==> flow/design.v <==
`timescale 1ns / 1ps
module valid_ready_FF #(
    parameter DATA_WIDTH = 128
)
(
    input clk,
    input reset,
    input                   i_valid,
    output                  i_ready,
    input  [DATA_WIDTH-1:0] i_data,
    output reg                  o_valid,
    input                       o_ready,
    output reg [DATA_WIDTH-1:0] o_data
);
    assign i_ready = o_ready | ~o_valid;
    always @(posedge clk) begin
        if(reset) begin
            o_valid <= 1'b0;
            o_data  <= 'd0;
        end
        else if(i_ready) begin
            o_valid <= i_valid;
            o_data  <= i_data;
        end
    end
endmodule
`timescale 1ns / 1ps
module dct_4x4 #(
    parameter PERF_OPT_ROW = 0,
    parameter PERF_OPT_COL = 0
)
(
    input clk,
    input reset,
    input          i_valid,
    output         i_ready,
    input  [255:0] i_data,
    output         o_valid,
    input          o_ready,
    output [255:0] o_data
);
    wire [127:0] i_data_128;
    wire         w_valid;
    wire         w_ready;
    wire [127:0] w_data;
    reg row_valid;
    reg col_valid;
    reg weight_valid;
    reg dct_valid;
    wire row_ready;
    wire col_ready;
    wire weight_ready;
    wire dct_ready;
    wire        [7:0] x[0:3][0:3];
    reg signed [11:0] row_out[0:3][0:3];
    reg signed [14:0] col_out[0:3][0:3];
    reg signed [19:0] weight_out[0:3][0:3];
    reg signed [15:0] dct_out[0:3][0:3];
    wire signed [5:0] coeff_A = 6'b0_00011;   
    wire signed [5:0] coeff_B = 6'b0_00101;   
    wire signed [5:0] coeff_C = 6'b0_01000;   
    genvar i,j;
    integer n, m;
    generate
        for(i=0; i<4; i=i+1) begin
            for(j=0; j<4; j=j+1) begin
                assign i_data_128[(32*i+8*j)+:8] = i_data[(64*i+16*j)+:8];
            end
        end
    endgenerate
    valid_ready_FF #(128) u_valid_ready_FF(
        clk, reset, i_valid, i_ready, i_data_128, w_valid, w_ready, w_data
    );
    generate
        for(i=0; i<4; i=i+1) begin
            for(j=0; j<4; j=j+1) begin
                assign x[i][j] = w_data[127-(32*i+8*j)-:8];
            end
        end
    endgenerate
    generate
    if(~PERF_OPT_ROW) begin
        assign w_ready = row_ready | ~row_valid;
        always @(posedge clk) begin
            if(reset) begin
                row_valid <= 'd0;
                for(n=0; n<4; n=n+1) begin
                    for(m=0; m<4; m=m+1) begin
                        row_out[n][m] <= 'd0;
                    end
                end
            end
            else if(w_ready) begin
                row_valid <= w_valid;
                row_out[0][0] <= x[0][0] + x[1][0] + x[2][0] + x[3][0];
                row_out[0][1] <= x[0][1] + x[1][1] + x[2][1] + x[3][1];
                row_out[0][2] <= x[0][2] + x[1][2] + x[2][2] + x[3][2];
                row_out[0][3] <= x[0][3] + x[1][3] + x[2][3] + x[3][3];
                row_out[1][0] <= (x[0][0]<<1) + x[1][0] - x[2][0] - (x[3][0]<<1);
                row_out[1][1] <= (x[0][1]<<1) + x[1][1] - x[2][1] - (x[3][1]<<1);
                row_out[1][2] <= (x[0][2]<<1) + x[1][2] - x[2][2] - (x[3][2]<<1);
                row_out[1][3] <= (x[0][3]<<1) + x[1][3] - x[2][3] - (x[3][3]<<1);
                row_out[2][0] <= x[0][0] - x[1][0] - x[2][0] + x[3][0];
                row_out[2][1] <= x[0][1] - x[1][1] - x[2][1] + x[3][1];
                row_out[2][2] <= x[0][2] - x[1][2] - x[2][2] + x[3][2];
                row_out[2][3] <= x[0][3] - x[1][3] - x[2][3] + x[3][3];
                row_out[3][0] <= x[0][0] - (x[1][0]<<1) + (x[2][0]<<1) - x[3][0];
                row_out[3][1] <= x[0][1] - (x[1][1]<<1) + (x[2][1]<<1) - x[3][1];
                row_out[3][2] <= x[0][2] - (x[1][2]<<1) + (x[2][2]<<1) - x[3][2];
                row_out[3][3] <= x[0][3] - (x[1][3]<<1) + (x[2][3]<<1) - x[3][3];
            end
        end
    end
    else if(PERF_OPT_ROW) begin
        assign w_ready = row_ready;
        always @(*) begin
            row_valid = w_valid;
            row_out[0][0] = x[0][0] + x[1][0] + x[2][0] + x[3][0];
            row_out[0][1] = x[0][1] + x[1][1] + x[2][1] + x[3][1];
            row_out[0][2] = x[0][2] + x[1][2] + x[2][2] + x[3][2];
            row_out[0][3] = x[0][3] + x[1][3] + x[2][3] + x[3][3];
            row_out[1][0] = (x[0][0]<<1) + x[1][0] - x[2][0] - (x[3][0]<<1);
            row_out[1][1] = (x[0][1]<<1) + x[1][1] - x[2][1] - (x[3][1]<<1);
            row_out[1][2] = (x[0][2]<<1) + x[1][2] - x[2][2] - (x[3][2]<<1);
            row_out[1][3] = (x[0][3]<<1) + x[1][3] - x[2][3] - (x[3][3]<<1);
            row_out[2][0] = x[0][0] - x[1][0] - x[2][0] + x[3][0];
            row_out[2][1] = x[0][1] - x[1][1] - x[2][1] + x[3][1];
            row_out[2][2] = x[0][2] - x[1][2] - x[2][2] + x[3][2];
            row_out[2][3] = x[0][3] - x[1][3] - x[2][3] + x[3][3];
            row_out[3][0] = x[0][0] - (x[1][0]<<1) + (x[2][0]<<1) - x[3][0];
            row_out[3][1] = x[0][1] - (x[1][1]<<1) + (x[2][1]<<1) - x[3][1];
            row_out[3][2] = x[0][2] - (x[1][2]<<1) + (x[2][2]<<1) - x[3][2];
            row_out[3][3] = x[0][3] - (x[1][3]<<1) + (x[2][3]<<1) - x[3][3];
        end
    end
    endgenerate
    generate
    if(~PERF_OPT_COL) begin
        assign row_ready = col_ready | ~col_valid;
        always @(posedge clk) begin
            if(reset) begin
                col_valid <= 'd0;
                for(n=0; n<4; n=n+1) begin
                    for(m=0; m<4; m=m+1) begin
                        col_out[n][m] <= 'd0;
                    end
                end
            end
            else if(row_ready) begin
                col_valid <= row_valid;
                col_out[0][0] <= row_out[0][0] + row_out[0][1] + row_out[0][2] + row_out[0][3];
                col_out[1][0] <= row_out[1][0] + row_out[1][1] + row_out[1][2] + row_out[1][3];
                col_out[2][0] <= row_out[2][0] + row_out[2][1] + row_out[2][2] + row_out[2][3];
                col_out[3][0] <= row_out[3][0] + row_out[3][1] + row_out[3][2] + row_out[3][3];
                col_out[0][1] <= (row_out[0][0]<<1) + row_out[0][1] - row_out[0][2] - (row_out[0][3]<<1);
                col_out[1][1] <= (row_out[1][0]<<1) + row_out[1][1] - row_out[1][2] - (row_out[1][3]<<1);
                col_out[2][1] <= (row_out[2][0]<<1) + row_out[2][1] - row_out[2][2] - (row_out[2][3]<<1);
                col_out[3][1] <= (row_out[3][0]<<1) + row_out[3][1] - row_out[3][2] - (row_out[3][3]<<1);
                col_out[0][2] <= row_out[0][0] - row_out[0][1] - row_out[0][2] + row_out[0][3];
                col_out[1][2] <= row_out[1][0] - row_out[1][1] - row_out[1][2] + row_out[1][3];
                col_out[2][2] <= row_out[2][0] - row_out[2][1] - row_out[2][2] + row_out[2][3];
                col_out[3][2] <= row_out[3][0] - row_out[3][1] - row_out[3][2] + row_out[3][3];
                col_out[0][3] <= row_out[0][0] - (row_out[0][1]<<1) + (row_out[0][2]<<1) - row_out[0][3];
                col_out[1][3] <= row_out[1][0] - (row_out[1][1]<<1) + (row_out[1][2]<<1) - row_out[1][3];
                col_out[2][3] <= row_out[2][0] - (row_out[2][1]<<1) + (row_out[2][2]<<1) - row_out[2][3];
                col_out[3][3] <= row_out[3][0] - (row_out[3][1]<<1) + (row_out[3][2]<<1) - row_out[3][3];
            end
        end
    end
    else if(PERF_OPT_COL) begin
        assign row_ready = col_ready;
        always @(*) begin
            col_valid = row_valid;
            col_out[0][0] = row_out[0][0] + row_out[0][1] + row_out[0][2] + row_out[0][3];
            col_out[1][0] = row_out[1][0] + row_out[1][1] + row_out[1][2] + row_out[1][3];
            col_out[2][0] = row_out[2][0] + row_out[2][1] + row_out[2][2] + row_out[2][3];
            col_out[3][0] = row_out[3][0] + row_out[3][1] + row_out[3][2] + row_out[3][3];
            col_out[0][1] = (row_out[0][0]<<1) + row_out[0][1] - row_out[0][2] - (row_out[0][3]<<1);
            col_out[1][1] = (row_out[1][0]<<1) + row_out[1][1] - row_out[1][2] - (row_out[1][3]<<1);
            col_out[2][1] = (row_out[2][0]<<1) + row_out[2][1] - row_out[2][2] - (row_out[2][3]<<1);
            col_out[3][1] = (row_out[3][0]<<1) + row_out[3][1] - row_out[3][2] - (row_out[3][3]<<1);
            col_out[0][2] = row_out[0][0] - row_out[0][1] - row_out[0][2] + row_out[0][3];
            col_out[1][2] = row_out[1][0] - row_out[1][1] - row_out[1][2] + row_out[1][3];
            col_out[2][2] = row_out[2][0] - row_out[2][1] - row_out[2][2] + row_out[2][3];
            col_out[3][2] = row_out[3][0] - row_out[3][1] - row_out[3][2] + row_out[3][3];
            col_out[0][3] = row_out[0][0] - (row_out[0][1]<<1) + (row_out[0][2]<<1) - row_out[0][3];
            col_out[1][3] = row_out[1][0] - (row_out[1][1]<<1) + (row_out[1][2]<<1) - row_out[1][3];
            col_out[2][3] = row_out[2][0] - (row_out[2][1]<<1) + (row_out[2][2]<<1) - row_out[2][3];
            col_out[3][3] = row_out[3][0] - (row_out[3][1]<<1) + (row_out[3][2]<<1) - row_out[3][3];
        end
    end
    endgenerate
    assign col_ready = weight_ready | ~weight_valid;
    always @(posedge clk) begin
        if(reset) begin
            weight_valid <= 'd0;
            for(n=0; n<4; n=n+1) begin
                for(m=0; m<4; m=m+1) begin
                    weight_out[n][m] <= 'd0;
                end
            end
        end
        else if(col_ready) begin
            weight_valid <= col_valid;
            weight_out[0][0] <= coeff_C * col_out[0][0];
            weight_out[0][1] <= coeff_B * col_out[0][1];
            weight_out[0][2] <= coeff_C * col_out[0][2];
            weight_out[0][3] <= coeff_B * col_out[0][3];
            weight_out[1][0] <= coeff_B * col_out[1][0];
            weight_out[1][1] <= coeff_A * col_out[1][1];
            weight_out[1][2] <= coeff_B * col_out[1][2];
            weight_out[1][3] <= coeff_A * col_out[1][3];
            weight_out[2][0] <= coeff_C * col_out[2][0];
            weight_out[2][1] <= coeff_B * col_out[2][1];
            weight_out[2][2] <= coeff_C * col_out[2][2];
            weight_out[2][3] <= coeff_B * col_out[2][3];
            weight_out[3][0] <= coeff_B * col_out[3][0];
            weight_out[3][1] <= coeff_A * col_out[3][1];
            weight_out[3][2] <= coeff_B * col_out[3][2];
            weight_out[3][3] <= coeff_A * col_out[3][3];
        end
    end
    assign dct_ready    = o_ready;
    assign weight_ready = dct_ready | ~dct_valid;
    always @(posedge clk) begin
        if(reset) begin
            dct_valid <= 'd0;
            for(n=0; n<4; n=n+1) begin
                for(m=0; m<4; m=m+1) begin
                    dct_out[n][m] <= 'd0;
                end
            end
        end
        else if(weight_ready) begin
            dct_valid <= weight_valid;
            dct_out[0][0] <= {weight_out[0][0][19], weight_out[0][0][15:5], weight_out[0][0][4:1]};
            dct_out[0][1] <= {weight_out[0][1][19], weight_out[0][1][15:5], weight_out[0][1][4:1]};
            dct_out[0][2] <= {weight_out[0][2][19], weight_out[0][2][15:5], weight_out[0][2][4:1]};
            dct_out[0][3] <= {weight_out[0][3][19], weight_out[0][3][15:5], weight_out[0][3][4:1]};
            dct_out[1][0] <= {weight_out[1][0][19], weight_out[1][0][15:5], weight_out[1][0][4:1]};
            dct_out[1][1] <= {weight_out[1][1][19], weight_out[1][1][15:5], weight_out[1][1][4:1]};
            dct_out[1][2] <= {weight_out[1][2][19], weight_out[1][2][15:5], weight_out[1][2][4:1]};
            dct_out[1][3] <= {weight_out[1][3][19], weight_out[1][3][15:5], weight_out[1][3][4:1]};
            dct_out[2][0] <= {weight_out[2][0][19], weight_out[2][0][15:5], weight_out[2][0][4:1]};
            dct_out[2][1] <= {weight_out[2][1][19], weight_out[2][1][15:5], weight_out[2][1][4:1]};
            dct_out[2][2] <= {weight_out[2][2][19], weight_out[2][2][15:5], weight_out[2][2][4:1]};
            dct_out[2][3] <= {weight_out[2][3][19], weight_out[2][3][15:5], weight_out[2][3][4:1]};
            dct_out[3][0] <= {weight_out[3][0][19], weight_out[3][0][15:5], weight_out[3][0][4:1]};
            dct_out[3][1] <= {weight_out[3][1][19], weight_out[3][1][15:5], weight_out[3][1][4:1]};
            dct_out[3][2] <= {weight_out[3][2][19], weight_out[3][2][15:5], weight_out[3][2][4:1]};
            dct_out[3][3] <= {weight_out[3][3][19], weight_out[3][3][15:5], weight_out[3][3][4:1]};
        end
    end
    assign o_valid = dct_valid;
    assign o_data = {
        dct_out[0][0], dct_out[0][1], dct_out[0][2], dct_out[0][3],
        dct_out[1][0], dct_out[1][1], dct_out[1][2], dct_out[1][3],
        dct_out[2][0], dct_out[2][1], dct_out[2][2], dct_out[2][3],
        dct_out[3][0], dct_out[3][1], dct_out[3][2], dct_out[3][3]
    };
endmodule
`timescale 1ns / 1ps
module dct_4x4_core (
    input          clk,
    input          reset,
    input          i_valid,
    output         i_ready,
    input  [255:0] i_data,
    output         o_valid,
    input          o_ready,
    output [255:0] o_data
);
    dct_4x4 #(
        .PERF_OPT_ROW(1),
        .PERF_OPT_COL(1)
    ) u_dct_4x4 (
        .clk    (clk),
        .reset  (reset),
        .i_valid(i_valid),
        .i_ready(i_ready),
        .i_data (i_data),
        .o_valid(o_valid),
        .o_ready(o_ready),
        .o_data (o_data)
    );
endmodule
# From RTL to reports: dct_4x4_core
# The steps from the RTL of dct_4x4_core to its reports follow in flow order.
# Lines are those of the file above, counted from 1.
# Operators carry their Yosys type and port widths (W data, S select, Z words).
# A cell with -- has no value.
# inputs
top_module,dct_4x4_core
clock_port,clk
library,sky130hd
corner,tt_025C_1v80

# After elaboration
# Source: Yosys, flattened and elaborated. Widths are those after wreduce; folded enables and synchronous resets count as part of the registers. Registers that Yosys merges into a memory's read port (data or address) are not register bits. Print and check cells do not count. Equal cells are merged and count once.
# op_classes
addsub,96
logic,10
n_mul,12
# op_table
cell,count
$mul A4 B15 Y19 const A,8
$mul A3 B15 Y18 const A,4
$add A12 B8 Y12,12
$sub A12 B8 Y12,12
$add A15 B12 Y15,8
$add A13 B12 Y14,8
$sub A14 B12 Y15,4
$add A14 B13 Y15,4
$sub A15 B12 Y15,4
$sub A15 B13 Y15,4
$sub A12 B13 Y14,4
$sub A13 B12 Y14,4
$add A12 B12 Y13,4
$sub A12 B12 Y13,4
$add A12 B9 Y12,4
$sub A12 B9 Y12,4
$sub A8 B9 Y10,4
$add A9 B8 Y10,4
$add A8 B8 Y9,4
$sub A8 B8 Y9,4
$or A1 B1 Y1,5
$not A1 Y1,5
# bits
output_inout_bits,258
input_bits,260
wordCells,188
register_bits,1113

# Depth
# Depth = most cells in a row (Yosys ltp): at word level without a register or memory, in the mapped netlist without a sequential cell, where the memories' decode and read muxes count.
# logic_depth
ltp_word,6
abc_area,1
ltp_mapped,26
mapped_depth_nobuf,26

# Netlist
# The flow's flattened synthesis, as Yosys stat reports it; memories are mapped. The netlist is that of the ABC_AREA named above (0 if unset); the other value can give another one.
# Totals and module areas in this step are rounded.
# synth_totals
sequential_area_um2,20940
stdcells,10977
flip_flops,1046
area_um2,81330
n_buf,353
# by_type
cell,count,area_total_um2
sky130_fd_sc_hd__dfxtp_1,1046,2.09E+04
sky130_fd_sc_hd__ha_1,966,1.21E+04
sky130_fd_sc_hd__fa_1,445,8.91E+03
sky130_fd_sc_hd__nand2_1,1689,6339.83
sky130_fd_sc_hd__inv_1,1639,6152.15
sky130_fd_sc_hd__a21oi_1,1196,5.99E+03
sky130_fd_sc_hd__o21ai_0,841,4.21E+03
sky130_fd_sc_hd__nor2_1,1112,4.17E+03
sky130_fd_sc_hd__nand3_1,620,3.1E+03
sky130_fd_sc_hd__xor2_1,231,2023.19
sky130_fd_sc_hd__xnor2_1,127,1.11E+03
sky130_fd_sc_hd__o211ai_1,115,863.328
sky130_fd_sc_hd__clkbuf_1,226,848.314
sky130_fd_sc_hd__nand4_1,108,675.648
sky130_fd_sc_hd__o21bai_1,74,555.533
sky130_fd_sc_hd__buf_2,95,475.456
sky130_fd_sc_hd__a21o_1,57,427.91
sky130_fd_sc_hd__nor3_1,77,385.37
# Not listed: further types 32, cells in them 313.

# Worst setup path after synthesis
# Path of least setup slack by OpenSTA after synthesis, without wires, with an ideal clock, recovery checks aside; 20% of the period is set as input and as output delay. Where synthesis merged equal registers, the netlist keeps one of their names.
# synth_path
kind,register to register
startpoint,reg u_dct_4x4.row_out
endpoint,reg u_dct_4x4.col_out
path_buffers,0
slack_ns,1.424
setup_time_ns,0.109
tclk_ns,5.0
delay_ns,3.576
launch_ns,0.000
required_ns,4.891
arrival_ns,3.467
driving_pins,20
period_less_setup_slack_ns,3.576
# "delay_ns" = arrival - input delay + setup time.
# "driving_pins" counts driving pins, that of a launching flip-flop among them; a cell with two outputs on the path counts twice.
# "period_less_setup_slack_ns" = period - worst setup slack (recovery checks aside). The figure is calculated, with input and output delays left at 20% of the set period.
# An end named without its bit number is one bit of that signal or, where synthesis recoded a state register, one of its new flip-flops.
# The rows between start and end are the longest chain of elaborated cells between them; the timing report does not say that the signal goes this way. Where chains are equally long, one stands for them.
# A line is the first line of the expression or statement that the cell stems from. Yosys adds cells for indexed reads and writes and turns some case tables into memories.
# synth_between
path_cell_list,sky130_fd_sc_hd__dfxtp_1 > sky130_fd_sc_hd__fa_1 > sky130_fd_sc_hd__inv_1 > sky130_fd_sc_hd__ha_1 > sky130_fd_sc_hd__nor2_1 > sky130_fd_sc_hd__inv_1 > sky130_fd_sc_hd__fa_1 > sky130_fd_sc_hd__a31o_2 > sky130_fd_sc_hd__a21oi_1 > sky130_fd_sc_hd__xor2_1 > sky130_fd_sc_hd__inv_1 > sky130_fd_sc_hd__ha_1 > sky130_fd_sc_hd__a21oi_1 > sky130_fd_sc_hd__o21ai_0 > sky130_fd_sc_hd__a21oi_1 > sky130_fd_sc_hd__nand2_1 > sky130_fd_sc_hd__nand2_1 > sky130_fd_sc_hd__nand3_1 > sky130_fd_sc_hd__nand2_1 > sky130_fd_sc_hd__inv_1
elab_chain_cells,2
cone_cells,2
cone_lines,1
classes_between,2 x add/sub
# synth_rtl
element,line_no,source
start: declaration,55,reg signed [11:0] row_out[0:3][0:3];
start: assignment,89,row_out[n][m] <= 'd0;
$sub A13 B12 Y14,160,col_out[1][2] <= row_out[1][0] - row_out[1][1] - row_out[1][2] + row_out[1][3];
$add A15 B12 Y15,160,
end: assignment,145,col_out[n][m] <= 'd0;
end: declaration,56,reg signed [14:0] col_out[0:3][0:3];

# Worst path after layout
# Path of least setup slack in the final report of run B (OpenROAD, finished layout, wires in). Where an end is a register, its clock arrival counts in the times.
# layout_path
kind,input to output
startpoint,in o_ready
endpoint,out i_ready
launch_ns,1.60
slack_ns,1.82
tclk_ns,7.98
output_delay_ns,1.60
path_buffers,2
in_delay_ns,1.60
driving_pins,8
arrival_ns,4.57
required_ns,6.38
# The rows between start and end are the longest chain of elaborated cells between them; the timing report does not say that the signal goes this way. Where chains are equally long, one stands for them.
# layout_between
path_cell_list,sky130_fd_sc_hd__clkdlybuf4s50_1 > sky130_fd_sc_hd__nor2_4 > sky130_fd_sc_hd__nand2_8 > sky130_fd_sc_hd__nor2_4 > sky130_fd_sc_hd__nand2_8 > sky130_fd_sc_hd__nor2_8 > sky130_fd_sc_hd__inv_2 > sky130_fd_sc_hd__clkdlybuf4s50_1
elab_chain_cells,5
cone_cells,5
cone_lines,5
classes_between,5 x logic
# layout_rtl
element,line_no,source
start: declaration,270,"input          o_ready,"
$or A1 B1 Y1,224,assign weight_ready = dct_ready | ~dct_valid;
$or A1 B1 Y1,193,assign col_ready = weight_ready | ~weight_valid;
$or A1 B1 Y1,139,assign row_ready = col_ready | ~col_valid;
$or A1 B1 Y1,83,assign w_ready = row_ready | ~row_valid;
$or A1 B1 Y1,15,assign i_ready = o_ready | ~o_valid;
end: declaration,267,"output         i_ready,"

# 4 stored runs of dct_4x4_core in the flow (synthesis by Yosys, layout by OpenROAD, sky130hd cells), in arbitrary order. Constraints: input delay and output delay 20% of the set period each, output load 0.01 pF.
# "achieved_period_ns" means the clock period less the worst setup slack. The figure is calculated, with input and output delays left at 20% of the set period.
# By "worstPathTime_ns" is meant the share of the clock period that the worst setup path is allowed (20% is reserved at inputs, 20% at outputs), minus its slack. Clock arrival times at its registers enter into it.
# The results are shown rounded.
# Among the settings, -- means not set for that run.
# Among the results, -- means that no value is shown for the run.
run,ABC_AREA,CELL_PAD_IN_SITES_DETAIL_PLACEMENT,CELL_PAD_IN_SITES_GLOBAL_PLACEMENT,CORE_UTILIZATION,CTS_CLUSTER_DIAMETER,CTS_CLUSTER_SIZE,HOLD_SLACK_MARGIN,MAX_ROUTING_LAYER,MIN_ROUTING_LAYER,PLACE_DENSITY_LB_ADDON,SETUP_SLACK_MARGIN,SLEW_MARGIN,period_ns,CAP_MARGIN,CORE_MARGIN,CORE_ASPECT_RATIO,TNS_END_PERCENT,GPL_ROUTABILITY_DRIVEN,GPL_TIMING_DRIVEN,fin_hold_ws_ns,die_area_um2,achieved_period_ns,fin_util_pct,cell_area_final_um2,worstPathTime_ns,path_kind,yosys_chip_area_um2,final_setup_ws_ns,tns_ns
run A,1,1,3,65,43,69,0.25,met4,met2,0.28,0.34,0,3.43,20,2,--,--,--,--,--,--,--,--,--,--,--,--,--,--
run B,1,--,--,36,297,--,--,--,--,0.21,0.7,10,7.98,0,5,1.93,85,--,--,0.449,236000,6.161,40.6,91390,2.97,input to output,81330,1.819,0.000
run C,--,--,--,40,385,--,--,--,met2,--,--,25,7.11,20,3,--,--,--,--,0.431,196100,5.332,45.9,86660,5.33,register to register,76340,1.778,0.000
run D,--,--,--,24,63,--,--,met4,--,0.11,0.73,20,8.44,20,9,1.22,5,1,1,0.414,338800,6.445,28.2,89160,3.07,input to output,76340,1.995,0.000
# Run A: unfinished; error FLW-0024 in placement
